==> flow/design.v <==
module float_adder(
    input   clk,
    input   rst,
    input   [31:0]  x,
    input   [31:0]  y,
    output  reg [31:0]  z,
    output  reg [1:0]   overflow  
);
    reg [24:0] m_x, m_y, m_z;
    reg [27:0] m_x_ext, m_y_ext, m_z_ext;
    reg [7:0] e_x, e_y, e_z;
    reg [2:0] s_x, s_y, s_z;
    reg [2:0] state_now;
    parameter S_start = 3'b000;
    parameter S_align = 3'b001;
    parameter S_add = 3'b010;
    parameter S_normal = 3'b011;
    parameter S_overflow = 3'b100;
    parameter S_zerocheck = 3'b101;
    parameter S_IDLE = 3'b110;
    wire [5:0] shift_bit;
    FHB32 fhb32_x(
        .x({4'b0, m_z_ext}),
        .high_bit(shift_bit)
    );
    always @(posedge clk or negedge rst) begin
        if (!rst) begin
            state_now <= S_start;
        end
        else begin
            case(state_now)
                S_start: begin
                    if ((x[30:23] == 8'd255 && x[22:0] != 0) || (y[30:23] == 8'd255 && y[22:0] != 0))
                        state_now <= S_overflow;
                    else if ((x[30:23] == 8'd255 && x[22:0] == 0) || (y[30:23] == 8'd255 && y[22:0] == 0))
                        state_now <= S_overflow;
                    else
                        state_now <= S_zerocheck;
                end
                S_zerocheck: begin
                    if ((m_x[22:0] == 0 && e_x == 8'b0) || (m_y[22:0] == 0 && e_y == 8'b0))
                        state_now <= S_overflow;
                    else
                        state_now <= S_align;
                end
                S_align: state_now <= S_add;
                S_add: begin
                    if (s_x != s_y && m_x_ext == m_y_ext)
                        state_now <= S_overflow;
                    else
                        state_now <= S_normal;
                end
                S_normal: state_now <= S_overflow;
                default: state_now <= S_IDLE;
            endcase
        end
    end
    always @(posedge clk) begin
        case(state_now)
            S_start: begin
                e_x <= x[30:23];
                e_y <= y[30:23];
                m_x <= {2'b01, x[22:0]};  
                m_y <= {2'b01, y[22:0]};
                s_x <= {2'b0, x[31]};
                s_y <= {2'b0, y[31]};
                if ((x[30:23] == 8'd255 && x[22:0] != 0) || (y[30:23] == 8'd255 && y[22:0] != 0)) begin
                    overflow <= 2'b11;
                    s_z <= 3'd1;
                    e_z <= 8'd255;
                    m_z <= 25'h7fffff;
                end
                else if ((x[30:23] == 8'd255 && x[22:0] == 0) || (y[30:23] == 8'd255 && y[22:0] == 0)) begin
                    overflow <= 2'b11;
                    s_z <= {2'b0, x[31]};
                    e_z <= 8'd255;
                    if ((x[30:23] == 8'd255 && x[22:0] == 0) && (y[30:23] == 8'd255 && y[22:0] == 0) && x[31] != y[31]) begin
                        m_z <= 25'h7fffff;
                    end else begin
                        m_z <= 25'b0;
                    end
                end
                else begin
                    overflow <= 2'b00;
                end
            end
            S_zerocheck: begin
                if (m_x[22:0] == 0 && e_x == 8'b0) begin
                    s_z <= s_y;
                    e_z <= e_y;
                    m_z <= m_y;
                end
                else if (m_y[22:0] == 0 && e_y == 8'b0) begin
                    s_z <= s_x;
                    e_z <= e_x;
                    m_z <= m_x;
                end
            end
            S_align: begin
                if (e_x == e_y) begin
                    e_z <= e_x;
                    m_x_ext <= {m_x[23:0], 3'b0};
                    m_y_ext <= {m_y[23:0], 3'b0};
                end else if (e_x < e_y) begin
                    e_z <= e_y;
                    m_x_ext <= {m_x >> (e_y - e_x), 3'b0};
                    m_y_ext <= {m_y[23:0], 3'b0};
                end else begin
                    e_z <= e_x;
                    m_x_ext <= {m_x[23:0], 3'b0};
                    m_y_ext <= {m_y >> (e_x - e_y), 3'b0};
                end
            end
            S_add: begin
                if (s_x == s_y) begin
                    m_z_ext <= m_x_ext + m_y_ext;
                    s_z <= s_x;
                end else begin
                    if (m_x_ext < m_y_ext) begin
                        m_z_ext <= m_y_ext - m_x_ext;
                        s_z <= s_y;
                    end else if (m_x_ext > m_y_ext) begin
                        m_z_ext <= m_x_ext - m_y_ext;
                        s_z <= s_x;
                    end else begin
                        m_z <= 25'd0;
                        e_z <= 8'd0;
                        s_z <= 3'd0;
                    end
                end
            end
            S_normal: begin
                if (m_z_ext[27] == 1'b1) begin
                    if (e_z == 8'd254) begin
                        s_z <= s_x;
                        e_z <= 8'd255;
                        m_z <= 0;
                        overflow <= 2'b01;
                    end else begin
                        m_z <= {1'b0, m_z_ext[26:4]};
                        e_z <= e_z + 8'b1;
                    end
                end else begin
                    if (m_z_ext[26] == 1'b0 && e_z >= 1) begin
                        m_z <= (m_z_ext << (6'd26 - shift_bit)) >> 3;
                        e_z <= e_z + shift_bit - 6'd26;
                    end
                    else begin
                        m_z <= m_z_ext[27:3];
                    end
                end
            end
            S_overflow: begin
                z <= {s_z[0], e_z[7:0], m_z[22:0]};
            end
            default: ;
        endcase
    end
endmodule
module FHB32(
    input [31:0] x,
    output reg [5:0] high_bit
);
    integer i;
    always @(*) begin
        high_bit = 0;
        for (i = 0; i < 32; i = i + 1)
            if (x[i] == 1'b1) high_bit = i[5:0];
    end
endmodule
### Step by step through the tools: float_adder

What the tools print for float_adder, step after step.
Lines are those of the file above, counted from 1.
Library cell names are shortened.
The mark - stands for no value.

| set-up | value |
|---|---|
| top | float_adder |
| clock port | clk |
| library | sky130hd |
| timing corner | tt_025C_1v80 |

### After elaboration

Counts by Yosys on the flattened word-level netlist (proc, flatten, opt, wreduce; memories kept). Register bits leave out memories and registers merged into their read ports (data or address). Print and check cells are left out. Cells with the same type and inputs are merged into one.

| operators by class | value |
|---|---|
| add/sub/neg operators | 9 |
| magnitude comparators | 4 |
| eq/ne operators | 21 |
| shift-type cells | 3 |
| muxes and demuxes | 79 |
| bitwise logic cells | 2 |
| reduce/logical cells | 33 |

Operator list:

| cell | number |
|---|---|
| 23-bit 2-to-1 mux | 11 |
| 6-bit 2-to-1 mux | 26 |
| 26-bit 2-to-1 mux | 4 |
| 8-bit 2-to-1 mux | 12 |
| 23-bit zero test | 4 |
| 23-bit case mux with 4-bit select | 1 |
| 28-bit 2-to-1 mux | 3 |
| 28-bit subtractor | 2 |
| 24-bit by 8-bit right shift with 25-bit output | 2 |
| 23-bit nonzero test | 2 |
| 8-bit case mux with 5-bit select | 1 |
| 28-bit adder | 1 |
| 28-bit greater-than comparator | 1 |
| 28-bit < comparator | 1 |
| 28-bit equality test | 1 |
| 28-bit by 6-bit << shifter with 26-bit output | 1 |
| 8-bit equality test with constant B | 3 |
| 8-bit subtractor | 2 |
| 8-bit zero test | 2 |
| 3-bit case mux with 5-bit select | 1 |
| 1-bit 2-to-1 mux | 12 |
| 1-bit logical AND | 10 |
| 2-bit inequality test with constant B | 5 |
| 3-bit inequality test with constant B | 3 |
| 8-bit by 1-bit adder with 8-bit output with constant B | 1 |
| 8-bit by 1-bit greater-or-equal comparator with 1-bit output with constant B | 1 |
| 8-bit by 5-bit subtractor with 8-bit output with constant B | 1 |
| 8-bit by 6-bit adder with 8-bit output | 1 |

Other operator kinds: 25; their cells: 36.

| word-level totals | value |
|---|---|
| register bits after elaboration | 217 |

### Longest topological paths

Longest topological path by Yosys (ltp), each cell counted once; first at word level (registers and memories cut), then after technology mapping (sequential cells cut; the memories' decode and read muxes count).

| logic depth | value |
|---|---|
| depth after elaboration | 32 |
| ABC_AREA | 0 |
| gate-level depth with buffers | 20 |

### Netlist

Yosys stat after the flow's synthesis: flattened, memories mapped to cells. It holds for the ABC_AREA given above (unset counts as 0); a run with the other value may have another netlist.

| synthesis totals | value |
|---|---|
| cell count | 1904 |
| cell area after synthesis | 17267.8 µm² |
| sequential part of the area | 6247.2 µm² |
| flip-flop cells | 209 |
| buffer cells | 125 |

Cells by type:

| cell | number |
|---|---|
| edfxtp_1 | 203 |
| ha_1 | 107 |
| a21oi_1 | 173 |
| nor2_1 | 179 |
| nand2_1 | 167 |
| o21ai_0 | 113 |
| mux4_2 | 22 |
| mux2i_1 | 49 |
| inv_1 | 125 |
| mux2_2 | 36 |
| clkbuf_1 | 94 |
| a21o_1 | 36 |
| nor4_1 | 41 |
| xnor2_1 | 28 |
| nor3_1 | 48 |
| a211oi_1 | 27 |
| o211ai_1 | 27 |
| nand3_1 | 30 |

Not listed: further types 74, cells in them 399.
By module: a second synthesis without flattening, with its own total; a netlist apart from the flattened one above.

| unflattened totals | value |
|---|---|
| cells (unflattened synthesis) | 1831 |
| area (unflattened synthesis) | 16783.6 µm² |

Each row is one instance without its submodules.

Modules:

| module | instances | cells | area (µm²) | sequential area (µm²) |
|---|---|---|---|---|
| float_adder | 1 | 1769 | 16419.5 | 6247.2 |
| FHB32 | 1 | 62 | 364.1 | 0.0 |

### Timing after synthesis

Path of least setup slack by OpenSTA after synthesis, without wires, with an ideal clock, recovery checks aside; 20% of the period is set as input and as output delay. Where synthesis merged equal registers, the netlist keeps one of their names.

| path after synthesis | value |
|---|---|
| path type | reg2reg |
| start | register m_y_ext[11] |
| end | register e_z[0] |
| period | 5.0 ns |
| time at the first pin | 0.000 ns |
| arrival | 4.586 ns |
| required time | 4.581 ns |
| slack | -0.005 ns |
| path delay | 5.005 ns |
| stages on the path | 12 |
| synthesis period reached | 5.005 ns |

"path delay" is the arrival time less input delay plus setup time.
"stages on the path" counts driving pins, that of a launching flip-flop among them; a cell with two outputs on the path counts twice.
"synthesis period reached" is the clock period less the worst setup slack; recovery checks do not enter. This is arithmetic on one report: input and output delays are still those of the set period (20% each).
Between the ends stands the longest chain of elaborated cells between them, by number of cells; it is not shown to be the way that was timed. Of several equally long chains one is given.
A line is the first line of the expression or statement that the cell stems from. Yosys adds cells for indexed reads and writes and turns some case tables into memories.
A register here has more assigning lines than the two given.
The path ends at the enable pin of a flip-flop; only ways to that pin are counted.

| between the ends, after synthesis | value |
|---|---|
| path through | edfxtp_1 > ha_1 > clkbuf_1 > a211oi_1 > nor2b_1 > o31ai_1 > o211ai_1 > a31o_2 > nand2_1 > buf_2 > a31oi_1 > a2111oi_0 |
| length of the longest elaborated chain | 3 |

RTL lines, path after synthesis:

| item | RTL line | source |
|---|---|---|
| start, declared | 10 | `reg [27:0] m_x_ext, m_y_ext, m_z_ext;` |
| start, assigned | 103 | `m_y_ext <= {m_y[23:0], 3'b0};` |
| start, assigned | 107 | `m_y_ext <= {m_y[23:0], 3'b0};` |
| 28-bit greater-than comparator | 122 | `end else if (m_x_ext > m_y_ext) begin` |
| 2-bit inequality test | - |  |
| 7-bit AND reduction | - |  |
| end, assigned | 105 | `e_z <= e_y;` |
| end, assigned | 109 | `e_z <= e_x;` |
| end, declared | 11 | `reg [7:0] e_x, e_y, e_z;` |

### Worst path after layout

Path of least setup slack in the final report of flow run 3 (OpenROAD, finished layout, wires in). Where an end is a register, its clock arrival counts in the times.

| path after layout | value |
|---|---|
| path type | reg2reg |
| start | register m_z_ext[7] |
| end | register m_z[17] |
| period | 5.57 ns |
| time at the first pin | 0.58 ns |
| arrival | 5.08 ns |
| required time | 5.89 ns |
| slack | 0.81 ns |
| stages on the path | 12 |

Between the ends stands the longest chain of elaborated cells between them, by number of cells; it is not shown to be the way that was timed. Of several equally long chains one is given.
A register here has more assigning lines than the two given.

| between the ends, after layout | value |
|---|---|
| path through | edfxtp_1 > nor2_1 > a221oi_1 > nor4_2 > o211a_1 > nor2_4 > ha_1 > inv_1 > mux4_2 > mux2_2 > a211o_1 > a2111o_1 |
| length of the longest elaborated chain | 26 |

RTL lines, path after layout:

| item | RTL line | source |
|---|---|---|
| start, declared | 10 | `reg [27:0] m_x_ext, m_y_ext, m_z_ext;` |
| start, assigned | 116 | `m_z_ext <= m_x_ext + m_y_ext;` |
| start, assigned | 120 | `m_z_ext <= m_y_ext - m_x_ext;` |
| 6-bit 2-to-1 mux x21 | 168 | `if (x[i] == 1'b1) high_bit = i[5:0];` |
| 5-bit by 6-bit subtractor with 6-bit output | 145 | `m_z <= (m_z_ext << (6'd26 - shift_bit)) >> 3;` |
| 28-bit by 6-bit << shifter with 26-bit output | 145 |  |
| 23-bit 2-to-1 mux | 144 | `if (m_z_ext[26] == 1'b0 && e_z >= 1) begin` |
| 23-bit 2-to-1 mux | 133 | `if (m_z_ext[27] == 1'b1) begin` |
| 23-bit case mux with 4-bit select | 59 | `case(state_now)` |
| end, assigned | 91 | `m_z <= m_y;` |
| end, assigned | 96 | `m_z <= m_x;` |

Module float_adder, platform sky130hd: 5 stored runs of the flow (Yosys, OpenROAD) with differing settings, in no particular order. Input and output delays are each 20% of the period that was set; the output load is 0.01 pF.
"clock period reached": clock period set for the run, less the worst setup slack. It is reckoned from that one timing run; input and output delays stay at 20% of the period that was set.
"critical path time" means the part of the period allowed to the worst setup path (the constraints hold back 20% at inputs and 20% at outputs) less its slack; where the path has registers, the arrival times of their clocks count too.
By "overall power" is meant OpenSTA's value without simulated activity: inputs other than the clock are taken to toggle once in ten clock periods, and the tool carries that through the logic.
Settings: - = not set for that run.
Among the results, - means that no value is shown for the run.

| run | CAP_MARGIN | CELL_PAD_IN_SITES_DETAIL_PLACEMENT | CELL_PAD_IN_SITES_GLOBAL_PLACEMENT | CORE_ASPECT_RATIO | CORE_MARGIN | CORE_UTILIZATION | CTS_CLUSTER_DIAMETER | CTS_CLUSTER_SIZE | GPL_ROUTABILITY_DRIVEN | GPL_TIMING_DRIVEN | HOLD_SLACK_MARGIN | MAX_ROUTING_LAYER | PLACE_DENSITY_LB_ADDON | SETUP_SLACK_MARGIN | TNS_END_PERCENT | period_ns | SLEW_MARGIN | standard-cell area of the final layout (µm²) | chip area in the Yosys report (µm²) | sum of negative setup slack (ns) | worst setup slack after layout (ns) | final worst hold slack (ns) | clock period reached (ns) | critical path time (ns) | critical path type | utilization in the final report (%) | die outline area (µm²) | overall power (W) |
|---|---|---|---|---|---|---|---|---|---|---|---|---|---|---|---|---|---|---|---|---|---|---|---|---|---|---|---|---|
| flow run 1 | 30 | 2 | 0 | 0.52 | 10 | 59 | 153 | 79 | 0 | 1 | 0.26 | met4 | 0.22 | 1.34 | 65 | 5.24 | 20 | - | - | - | - | - | - | - | - | - | - | - |
| flow run 2 | 0 | 1 | - | - | 2 | 65 | 206 | 81 | 1 | - | - | met4 | 0.13 | - | - | 2.45 | 20 | - | - | - | - | - | - | - | - | - | - | - |
| flow run 3 | 20 | 2 | - | 1.22 | 2 | 24 | - | - | - | - | - | - | - | 0.58 | 75 | 5.57 | 30 | 20184.4 | 17267.8 | 0.000 | 0.811 | 0.419 | 4.759 | 4.76 | reg2reg | 28.3 | 74121.4 | 0.007224 |
| flow run 4 | 20 | 2 | - | 0.52 | 2 | 40 | - | 79 | 0 | 0 | - | met4 | - | - | - | 5.24 | 20 | 19992.9 | 17267.8 | -0.395 | -0.131 | 0.424 | 5.371 | 5.37 | reg2reg | 47.3 | 44936.9 | 0.008464 |
| flow run 5 | 20 | - | - | - | 2 | 40 | - | - | - | - | - | - | - | - | - | 6.31 | 20 | 19688.9 | 17267.8 | 0.000 | 1.646 | 0.420 | 4.664 | 4.66 | reg2reg | 45.9 | 44846.5 | 0.006209 |

Flow run 1: no results, placement failed with DPL-0033
Flow run 2: no results, placement failed with a tool error
